==> flow/design.v <==
module instruction_decoder (
    input  logic [31:0] instr,
    output logic is_set_height,
    output logic is_set_weight,
    output logic is_calc_bmi,
    output logic is_calc_bmr,
    output logic [31:25] funct7,  
    output logic [31:20] imm,  
    output logic [24:20] rs2,    
    output logic [19:15] rs1,   
    output logic [11:7] rd  
);
    logic [6:0] opcode;
    assign opcode = instr[6:0];
    logic [14:12] w_h;
    assign w_h = instr[14:12];
    assign is_set_height = (opcode == 7'b0001011) & (w_h == 3'b000);
    assign is_set_weight = (opcode == 7'b0001011) & (w_h == 3'b001);
    assign is_calc_bmi   = (opcode == 7'b0001101);
    assign is_calc_bmr   = (opcode == 7'b0001110);
    assign imm = instr[31:20];
    assign rd = instr[11:7];
    assign rs2 = instr[24:20];
    assign rs1 = instr[19:15];
    assign funct7 = (is_calc_bmr)?instr[31:25]:7'b0;
endmodule
module memory (
    input  logic        clk,
    input  logic        reset,
    input  logic        we_height,
    input  logic        we_weight,
    input  logic [4:0]  user_index,
    input  logic [31:0] data_in,
    output logic [31:0] height_out,
    output logic [31:0] weight_out
);
    reg [31:0] mem_height [0:31];
    reg [31:0] mem_weight [0:31];
    always @(posedge clk or posedge reset) begin
         if (reset) begin
           for (int i = 0; i < 32; i++) begin
                mem_height[i] <= 32'd0;     
                mem_weight[i] <= 32'd0;      
            end
        end else begin
            if (we_height) mem_height[user_index] <= data_in;
            if (we_weight) mem_weight[user_index] <= data_in;
        end
    end
    assign height_out = mem_height[user_index];
    assign weight_out = mem_weight[user_index];
endmodule
module alu (
    input logic is_calc_bmi,
    input logic is_calc_bmr,
    input logic [31:0] height,   
    input logic [31:0] weight,   
    input logic [6:0] funct7,    
    output logic [31:0] result
);
    logic [31:0] bmi;
    logic [31:0] bmr;
    logic [31:0] height_mm;
    logic [31:0] height_m2;
    logic [31:0] weight_x10000;  
    logic [5:0] age;
    logic gender;  
    assign gender = funct7[6];
    assign age = funct7[5:0];
    always@(*)begin
        height_mm = height * 10;  
        height_m2 = (height_mm * height_mm) / 10000;  
        weight_x10000 = weight * 10000;
        bmi = 0;
        bmr = 0;
        if (is_calc_bmi) begin
            if (height_m2 != 0)
                bmi = weight_x10000 / height_m2;   
            else
                bmi = 0;
            result = bmi;
        end
        else if (is_calc_bmr) begin
            bmr = (10 * weight) + (625 * height / 100) - (5 * age);
            if (gender)
                bmr = bmr + 5;
            else
                bmr = bmr - 161;
            result = bmr;
        end
        else begin
            result = 0;   
        end
    end
endmodule
module top (
    input  logic        clk,
    input  logic        reset,
    input  logic [31:0] instr,
    output logic [31:0] result
);
    logic is_set_height;
    logic is_set_weight;
    logic is_calc_bmi;
    logic is_calc_bmr;
    logic [31:25] gender_age;
    logic [31:20] imm;  
    logic [24:20] rs2;    
    logic [19:15] rs1;   
    logic [11:7] rd;  
    logic [31:0] height_out;
    logic [31:0] weight_out;
    logic [31:0] alu_result;
    logic [4:0]  user_index;
    instruction_decoder u_decoder(.instr(instr),
        .is_set_height(is_set_height),
        .is_set_weight(is_set_weight),
        .is_calc_bmi(is_calc_bmi),
        .is_calc_bmr(is_calc_bmr),
        .funct7(gender_age),  
        .imm(imm),  
        .rs2(rs2),    
        .rs1(rs1),   
        .rd(rd)  
        );
    logic [31:0] imm_extended;
    assign imm_extended = {{20{imm[31]}}, imm};  
    assign user_index = (is_set_height | is_set_weight) ? rd : rs1;
    memory user_memory(.clk(clk),
        .reset(reset),
        .we_height(is_set_height),
        .we_weight(is_set_weight),
        .user_index(user_index),
        .data_in(imm_extended),
        .height_out(height_out),
        .weight_out(weight_out));
    alu health_alu (
        .is_calc_bmi(is_calc_bmi),
        .is_calc_bmr(is_calc_bmr),
        .height(height_out),
        .weight(weight_out),
        .funct7(gender_age),
        .result(alu_result)
    );
    always @(posedge clk or posedge reset) begin
        if (reset)
            result <= 32'd0;
        else
            result <= alu_result;
    end
endmodule
# --- From RTL to reports: top ---
# Each step is given for the RTL above and for the edited RTL.
# "orig" refers to lines of the RTL above, "edited" to lines of the edited file.
# "change": "edited" minus "orig" as printed here. "rel_change_pct": 100 x difference / "orig".
# Operators: Yosys type, input widths -> output width; for muxes data width and select width s.
# Library cell names are shortened.
setup:
  design: "top"
  clock: "clk"
  cell_library: "sky130hd"
  lib_corner: "tt_025C_1v80"

# --- Diff ---
# Unified diff, file above to edited file.
# This change comes from a script, not from a designer. The edited design behaves differently; no optimisation was intended.
# begin of diff
@@ -143,9 +143,4 @@
         .result(alu_result)
     );
-    always @(posedge clk or posedge reset) begin
-        if (reset)
-            result <= 32'd0;
-        else
-            result <= alu_result;
-    end
+    always @(*) result = alu_result;
 endmodule
# end of diff

# --- After elaboration ---
# Yosys after proc, flatten, opt, wreduce and memory -nomap, before mapping. Enables and synchronous resets that opt folds into registers are not counted as muxes. Print and check cells are not counted. Equal cells are merged and count once.
bits:
  columns: ["element", "orig", "edited", "change", "rel_change_pct"]
  rows:
  - ["regBits", 800, 768, -32, -4.00]
  - ["input_bits", 34, 34, 0, 0.00]
  - ["output_inout_bits", 32, 32, 0, 0.00]
  - ["word_cells", 191, 190, -1, -0.52]
classes:
  columns: ["element", "orig", "edited", "change", "rel_change_pct"]
  rows:
  - ["n_addsub", 4, 4, 0, 0.00]
  - ["n_mul", 6, 6, 0, 0.00]
  - ["div", 3, 3, 0, 0.00]
  - ["eq_ne", 35, 35, 0, 0.00]
  - ["muxes", 8, 8, 0, 0.00]
  - ["bitwise", 3, 3, 0, 0.00]
  - ["reduce_logical", 67, 67, 0, 0.00]
ops:
  columns: ["operator", "orig", "edited", "change", "rel_change_pct"]
  rows:
  - ["$reduce_and 2->1", 64, 64, 0, 0.00]
  - ["$eq 5x5->1 const B", 16, 16, 0, 0.00]
  - ["$eq 5x4->1 const B", 8, 8, 0, 0.00]
  - ["$eq 5x3->1 const B", 4, 4, 0, 0.00]
  - ["$mux 32", 4, 4, 0, 0.00]
  - ["$eq 7x4->1 const B", 3, 3, 0, 0.00]
  - ["$and 1x1->1", 2, 2, 0, 0.00]
  - ["$eq 5x2->1 const B", 2, 2, 0, 0.00]
  - ["$pmux 32 s32", 2, 2, 0, 0.00]
  - ["$add 32x3->32 const B", 1, 1, 0, 0.00]
  - ["$add 32x32->32", 1, 1, 0, 0.00]
  - ["$div 32x14->32 const B", 1, 1, 0, 0.00]
  - ["$div 32x32->32", 1, 1, 0, 0.00]
  - ["$div 32x7->32 const B", 1, 1, 0, 0.00]
  - ["$eq 3x1->1 const B", 1, 1, 0, 0.00]
  - ["$eq 5x1->1 const B", 1, 1, 0, 0.00]
  - ["$logic_not 3->1", 1, 1, 0, 0.00]
  - ["$logic_not 5->1", 1, 1, 0, 0.00]
  - ["$mul 10x32->32 const A", 1, 1, 0, 0.00]
  - ["$mul 3x32->31 const A", 1, 1, 0, 0.00]
  - ["$mul 3x6->9 const A", 1, 1, 0, 0.00]
  - ["$mul 31x31->30", 1, 1, 0, 0.00]
  - ["$mul 32x10->28 const B", 1, 1, 0, 0.00]
  - ["$mul 32x3->31 const B", 1, 1, 0, 0.00]
  - ["$mux 5", 1, 1, 0, 0.00]
  - ["$mux 7", 1, 1, 0, 0.00]
  - ["$or 1x1->1", 1, 1, 0, 0.00]
  - ["$reduce_bool 32->1", 1, 1, 0, 0.00]
# Not every row of either side is listed.

# --- Longest topological paths ---
# Yosys ltp: most cells in a row. Word level: on the elaborated netlist, between registers, memories and ports. Mapped: between sequential cells and ports; inverters and the memories' decode and read muxes count.
depth:
  columns: ["element", "orig", "edited", "change", "rel_change_pct"]
  rows:
  - ["depth_word", 14, 14, 0, 0.00]
  - ["ABC_AREA", "0", "0", null, null]
  - ["ltp_mapped", 1085, 1076, -9, -0.83]
  - ["mapped_depth_nobuf", 995, 996, 1, 0.10]

# --- After synthesis ---
# The flow's flattened synthesis, as Yosys stat reports it; memories are mapped. The netlist is that of the ABC_AREA named above (0 if unset); the other value can give another one.
by_type:
  columns: ["cell", "orig", "edited", "change", "rel_change_pct"]
  rows:
  - ["a21oi_1", 1093, 931, -162, -14.82]
  - ["nor2_1", 1052, 928, -124, -11.79]
  - ["a21o_1", 310, 433, 123, 39.68]
  - ["mux2_2", 881, 961, 80, 9.08]
  - ["nand3_1", 278, 357, 79, 28.42]
  - ["nand2_1", 809, 883, 74, 9.15]
  - ["a22oi_1", 149, 220, 71, 47.65]
  - ["o21bai_1", 244, 179, -65, -26.64]
  - ["inv_1", 1033, 973, -60, -5.81]
  - ["xnor2_1", 662, 703, 41, 6.19]
  - ["a211oi_1", 62, 97, 35, 56.45]
  - ["dfrtp_1", 800, 768, -32, -4.00]
  - ["a22o_1", 98, 70, -28, -28.57]
  - ["and3_1", 83, 109, 26, 31.33]
  - ["buf_4", 28, 53, 25, 89.29]
  - ["and2_1", 76, 99, 23, 30.26]
  - ["o31ai_1", 63, 85, 22, 34.92]
  - ["o21ai_1", 50, 72, 22, 44.00]
# Not every row of either side is listed.
mapped:
  columns: ["element", "orig", "edited", "change", "rel_change_pct"]
  rows:
  - ["cells", 13052, 13179, 127, 0.97]
  - ["synth_area_um2", 110885.1, 111817.2, 932.1, 0.84]
  - ["seqArea_um2", 20019.2, 19218.4, -800.8, -4.00]
  - ["flip_flops", 800, 768, -32, -4.00]
  - ["buf_cells", 541, 545, 4, 0.74]
# The figures by module come from a second, unflattened synthesis with its own total; it is not the netlist above.
hier_totals:
  columns: ["element", "orig", "edited", "change", "rel_change_pct"]
  rows:
  - ["hier_cells", 16584, 16614, 30, 0.18]
  - ["hier_area_um2", 165746.5, 163426.7, -2319.8, -1.40]
# Each row is one instance without its submodules.
by_module_orig:
  columns: ["module", "instances", "cells", "area_um2", "mod_seq_area_um2"]
  rows:
  - ["memory", 1, 6917, 91591.6, 51249.2]
  - ["alu", 1, 9574, 72838.6, 0.0]
  - ["top", 1, 39, 872.1, 800.8]
  - ["instruction_decoder", 1, 54, 444.2, 0.0]
by_module_edited:
  columns: ["module", "instances", "cells", "area_um2", "mod_seq_area_um2"]
  rows:
  - ["memory", 1, 6917, 91591.6, 51249.2]
  - ["alu", 1, 9637, 71323.4, 0.0]
  - ["instruction_decoder", 1, 54, 444.2, 0.0]
  - ["top", 1, 6, 67.6, 0.0]

# --- Worst setup path after synthesis ---
# Source: OpenSTA report_checks on the synthesized netlist (no wires, ideal clock, input and output delay 20% of the period each), path of least setup slack; recovery checks are left aside. Register names are those of the netlist, which keeps one name where synthesis merged equal registers.
synth_path:
  columns: ["element", "orig", "edited", "change", "rel_change_pct"]
  rows:
  - ["path_kind", "input port to flip-flop", "input port to output port", null, null]
  - ["startpoint", "input port instr[5]", "input port instr[5]", null, null]
  - ["endpoint", "register result[0]", "output port result[0]", null, null]
  - ["clock_period_ns", 250.0, 250.0, 0.0, 0.00]
  - ["in_delay_ns", 50.000, 50.000, 0.000, 0.00]
  - ["out_delay_ns", null, 50.000, null, null]
  - ["setup_time_ns", 0.144, null, null, null]
  - ["launch_ns", 50.000, 50.000, 0.000, 0.00]
  - ["t_arrival_ns", 233.604, 230.463, -3.141, -1.34]
  - ["t_required_ns", 249.856, 200.000, -49.856, -19.95]
  - ["slack_ns", 16.252, -30.463, -46.715, null]
  - ["delay_ns", 183.748, 180.463, -3.285, -1.79]
  - ["stages", 1032, 1014, -18, -1.74]
  - ["path_buffers", 103, 93, -10, -9.71]
  - ["period_less_setup_slack_ns", 233.748, 280.463, 46.715, 19.99]
# "delay_ns" = arrival - input delay + setup time.
# At an output port there is no setup time.
# "stages" counts driving pins, that of a launching flip-flop among them; a cell with two outputs on the path counts twice.
# "period_less_setup_slack_ns" = period - worst setup slack (recovery checks aside). The figure is calculated, with input and output delays left at 20% of the set period.
# The rows between start and end are the longest chain of elaborated cells between them; the timing report does not say that the signal goes this way. Where chains are equally long, one stands for them.
# A line is the first line of the expression or statement that the cell stems from. Yosys adds cells for indexed reads and writes and turns some case tables into memories.
synth_between_orig:
  cell_sequence: "or4b_1 > nor3_2 > clkbuf_1 > buf_2 > clkbuf_1 > o21ai_0 > nand2_1 > clkbuf_1 > buf_1 > buf_1 > buf_1 > nor2_1 > a21oi_1 > ha_1 > ha_1 > a21oi_1 > o21bai_1 > a21oi_1 > [... 996 more ...] > buf_8 > nor2_2 > a21oi_1 > ha_1 > a21oi_1 > nor2b_1 > o21ai_0 > nand2b_1 > a21oi_1 > nor2b_1 > o21ai_0 > nand2b_1 > a21oi_1 > o21ai_0 > o2111ai_1 > o21ai_0 > o32ai_1 > a22oi_1"
  elab_chain_cells: 14
  cone_cells: 59
  cone_classes: "add/sub: 4; mul: 5; div: 3; eq/ne: 34; mux: 8; logic: 3; reduce/logical: 2"
synth_lines_orig:
  columns: ["element", "line", "rtl"]
  rows:
  - ["start: declaration", 99, "input  logic [31:0] instr,"]
  - ["$eq 7x4->1", 17, "assign is_set_height = (opcode == 7'b0001011) & (w_h == 3'b000);"]
  - ["$and 1x1->1", 17, null]
  - ["$or 1x1->1", 128, "assign user_index = (is_set_height | is_set_weight) ? rd : rs1;"]
  - ["$mux 5", 128, null]
  - ["$eq 5x5->1", 50, "assign height_out = mem_height[user_index];"]
  - ["$pmux 32 s32", 50, null]
  - ["$mul 10x32->32", 84, "bmr = (10 * weight) + (625 * height / 100) - (5 * age);"]
  - ["$div 32x7->32", 84, null]
  - ["$add 32x32->32", 84, null]
  - ["$sub 32x32->32", 84, null]
  - ["$sub 32x8->32", 88, "bmr = bmr - 161;"]
  - ["$mux 32", 85, "if (gender)"]
  - ["$mux 32", 83, "else if (is_calc_bmr) begin"]
  - ["$mux 32", 76, "if (is_calc_bmi) begin"]
  - ["end: assignment", 147, "result <= 32'd0;"]
  - ["end: assignment", 149, "result <= alu_result;"]
  - ["end: declaration", 100, "output logic [31:0] result"]
synth_between_edited:
  cell_sequence: "or4b_1 > buf_2 > or3_4 > buf_4 > buf_4 > clkbuf_1 > buf_1 > nand3_1 > nand2_1 > clkbuf_1 > buf_1 > a221oi_1 > nand4_1 > or3_1 > ha_1 > ha_1 > a21oi_1 > o21bai_1 > [... 978 more ...] > a21oi_1 > o21ai_0 > a211oi_1 > o211ai_2 > buf_2 > mux2_2 > ha_1 > a21o_1 > a21oi_1 > nor2b_1 > o21ai_0 > nand2b_1 > a21oi_1 > nor2b_1 > o21ai_0 > a21oi_1 > a2111oi_0 > a41oi_1"
  elab_chain_cells: 14
  cone_cells: 59
  cone_classes: "add/sub: 4; mul: 5; div: 3; eq/ne: 34; mux: 8; logic: 3; reduce/logical: 2"
synth_lines_edited:
  columns: ["element", "line", "rtl"]
  rows:
  - ["start: declaration", 99, "input  logic [31:0] instr,"]
  - ["$eq 7x4->1", 17, "assign is_set_height = (opcode == 7'b0001011) & (w_h == 3'b000);"]
  - ["$and 1x1->1", 17, null]
  - ["$or 1x1->1", 128, "assign user_index = (is_set_height | is_set_weight) ? rd : rs1;"]
  - ["$mux 5", 128, null]
  - ["$eq 5x5->1", 50, "assign height_out = mem_height[user_index];"]
  - ["$pmux 32 s32", 50, null]
  - ["$mul 10x32->32", 84, "bmr = (10 * weight) + (625 * height / 100) - (5 * age);"]
  - ["$div 32x7->32", 84, null]
  - ["$add 32x32->32", 84, null]
  - ["$sub 32x32->32", 84, null]
  - ["$sub 32x8->32", 88, "bmr = bmr - 161;"]
  - ["$mux 32", 85, "if (gender)"]
  - ["$mux 32", 83, "else if (is_calc_bmr) begin"]
  - ["$mux 32", 76, "if (is_calc_bmi) begin"]
  - ["end: declaration", 100, "output logic [31:0] result"]

# --- Path in the finished layout ---
# Path of least setup slack in the final report of the runs of pair 1 (OpenROAD, finished layout, wires in). Where an end is a register, its clock arrival counts in the times.
layout_path:
  columns: ["element", "orig", "edited", "change", "rel_change_pct"]
  rows:
  - ["path_kind", "input port to flip-flop", "input port to output port", null, null]
  - ["startpoint", "input port instr[14]", "input port instr[5]", null, null]
  - ["endpoint", "register result[0]", "output port result[0]", null, null]
  - ["clock_period_ns", 250.0, 250.0, 0.0, 0.00]
  - ["in_delay_ns", 50.00, 50.00, 0.00, 0.00]
  - ["out_delay_ns", null, 50.00, null, null]
  - ["setup_time_ns", 0.14, null, null, null]
  - ["launch_ns", 50.00, 50.00, 0.00, 0.00]
  - ["t_arrival_ns", 236.00, 202.03, -33.97, -14.39]
  - ["t_required_ns", 250.60, 200.00, -50.60, -20.19]
  - ["slack_ns", 14.60, -2.03, -16.63, null]
  - ["stages", 955, 929, -26, -2.72]
  - ["path_buffers", 17, 39, 22, 129.41]
# The rows between start and end are the longest chain of elaborated cells between them; the timing report does not say that the signal goes this way. Where chains are equally long, one stands for them.
layout_between_orig:
  cell_sequence: "clkdlybuf4s50_1 > nor4b_4 > buf_4 > and3_4 > buf_4 > mux2i_4 > buf_4 > nor4b_1 > nand2_2 > buf_4 > nand4b_1 > o22ai_4 > inv_1 > ha_1 > ha_1 > a21o_1 > a21oi_1 > o21bai_1 > [... 919 more ...] > o21bai_1 > a21oi_2 > nand4_4 > mux2_4 > ha_1 > nor2b_1 > o21ai_0 > nand2b_1 > a21oi_1 > nor2b_1 > o21ai_0 > nand2b_1 > a21oi_1 > o21ai_0 > o2111ai_1 > o21ai_0 > o32ai_1 > a22oi_1"
  elab_chain_cells: 14
  cone_cells: 56
  cone_classes: "add/sub: 4; mul: 4; div: 3; eq/ne: 32; mux: 7; logic: 3; reduce/logical: 3"
layout_lines_orig:
  columns: ["element", "line", "rtl"]
  rows:
  - ["start: declaration", 99, "input  logic [31:0] instr,"]
  - ["$logic_not 3->1", 17, "assign is_set_height = (opcode == 7'b0001011) & (w_h == 3'b000);"]
  - ["$and 1x1->1", 17, null]
  - ["$or 1x1->1", 128, "assign user_index = (is_set_height | is_set_weight) ? rd : rs1;"]
  - ["$mux 5", 128, null]
  - ["$eq 5x5->1", 50, "assign height_out = mem_height[user_index];"]
  - ["$pmux 32 s32", 50, null]
  - ["$mul 10x32->32", 84, "bmr = (10 * weight) + (625 * height / 100) - (5 * age);"]
  - ["$div 32x7->32", 84, null]
  - ["$add 32x32->32", 84, null]
  - ["$sub 32x32->32", 84, null]
  - ["$sub 32x8->32", 88, "bmr = bmr - 161;"]
  - ["$mux 32", 85, "if (gender)"]
  - ["$mux 32", 83, "else if (is_calc_bmr) begin"]
  - ["$mux 32", 76, "if (is_calc_bmi) begin"]
  - ["end: assignment", 147, "result <= 32'd0;"]
  - ["end: assignment", 149, "result <= alu_result;"]
  - ["end: declaration", 100, "output logic [31:0] result"]
layout_between_edited:
  cell_sequence: "clkdlybuf4s50_1 > or4b_4 > nor3_4 > buf_4 > buf_6 > o211ai_1 > a222oi_1 > and4b_1 > nand4_1 > nand2_1 > inv_1 > ha_4 > ha_2 > inv_1 > fa_2 > inv_1 > a21oi_1 > o21bai_1 > [... 893 more ...] > a21o_1 > a21oi_2 > o21bai_1 > a21oi_2 > o21ai_2 > a211oi_2 > o211ai_2 > buf_4 > clkbuf_16 > buf_4 > mux2_2 > ha_1 > nand4_1 > or4_1 > nor3_1 > o21ai_1 > a41oi_1 > buf_4"
  elab_chain_cells: 14
  cone_cells: 59
  cone_classes: "add/sub: 4; mul: 5; div: 3; eq/ne: 34; mux: 8; logic: 3; reduce/logical: 2"
layout_lines_edited:
  columns: ["element", "line", "rtl"]
  rows:
  - ["start: declaration", 99, "input  logic [31:0] instr,"]
  - ["$eq 7x4->1", 17, "assign is_set_height = (opcode == 7'b0001011) & (w_h == 3'b000);"]
  - ["$and 1x1->1", 17, null]
  - ["$or 1x1->1", 128, "assign user_index = (is_set_height | is_set_weight) ? rd : rs1;"]
  - ["$mux 5", 128, null]
  - ["$eq 5x5->1", 50, "assign height_out = mem_height[user_index];"]
  - ["$pmux 32 s32", 50, null]
  - ["$mul 10x32->32", 84, "bmr = (10 * weight) + (625 * height / 100) - (5 * age);"]
  - ["$div 32x7->32", 84, null]
  - ["$add 32x32->32", 84, null]
  - ["$sub 32x32->32", 84, null]
  - ["$sub 32x8->32", 88, "bmr = bmr - 161;"]
  - ["$mux 32", 85, "if (gender)"]
  - ["$mux 32", 83, "else if (is_calc_bmr) begin"]
  - ["$mux 32", 76, "if (is_calc_bmi) begin"]
  - ["end: declaration", 100, "output logic [31:0] result"]

# --- Measured runs ---
# Both versions went through the flow (Yosys, OpenROAD) with the same settings in each pair. Constraints: input delay and output delay 20% of the set period each, output load 0.01 pF.
settings_pair_1:
  CORE_UTILIZATION: 40
  period_ns: 250.0
  CAP_MARGIN: 20
  CORE_MARGIN: 2
  SLEW_MARGIN: 20
measured_pair_1:
  columns: ["element", "orig", "edited", "change", "rel_change_pct"]
  rows:
  - ["synthesis_area_um2", 110885.1, 111817.2, 932.1, 0.84]
  - ["die_area_um2", 281441.0, 283791.0, 2350.0, 0.83]
  - ["final_stdcell_area_um2", 119800.0, 156504.0, 36704.0, 30.64]
  - ["post_route_util_frac", 0.434, 0.562, 0.128, null]
  - ["setup_worst_slack_ns", 14.596, -2.026, -16.622, null]
  - ["timing.setup.tns_ns", 0.000, -2.538, -2.538, null]
  - ["hold_worst_slack_ns", 0.504, 0.505, 0.001, null]
  - ["period_reached_ns", 235.404, 252.026, 16.622, 7.06]
settings_pair_2:
  CAP_MARGIN: 30
  CORE_ASPECT_RATIO: 0.62
  CORE_UTILIZATION: 17
  CTS_CLUSTER_DIAMETER: 41
  GPL_TIMING_DRIVEN: 1
  MAX_ROUTING_LAYER: "met5"
  PLACE_DENSITY_LB_ADDON: 0.25
  TNS_END_PERCENT: 40
  period_ns: 168.0
  CORE_MARGIN: 2
  SLEW_MARGIN: 20
measured_pair_2:
  columns: ["element", "orig", "edited", "change", "rel_change_pct"]
  rows:
  - ["synthesis_area_um2", 110885.1, 111817.2, 932.1, 0.84]
  - ["die_area_um2", 658930.0, 664437.0, 5507.0, 0.84]
  - ["final_stdcell_area_um2", 169681.0, 174124.0, 4443.0, 2.62]
  - ["post_route_util_frac", 0.261, 0.266, 0.005, null]
  - ["setup_worst_slack_ns", -21.481, -52.812, -31.331, null]
  - ["timing.setup.tns_ns", -76.934, -360.177, -283.243, null]
  - ["hold_worst_slack_ns", 0.499, 0.502, 0.003, null]
  - ["period_reached_ns", 189.481, 220.811, 31.330, 16.53]
# "period_reached_ns": clock period set for the run, less the worst setup slack. It is reckoned from that one timing run; input and output delays stay at 20% of the period that was set.
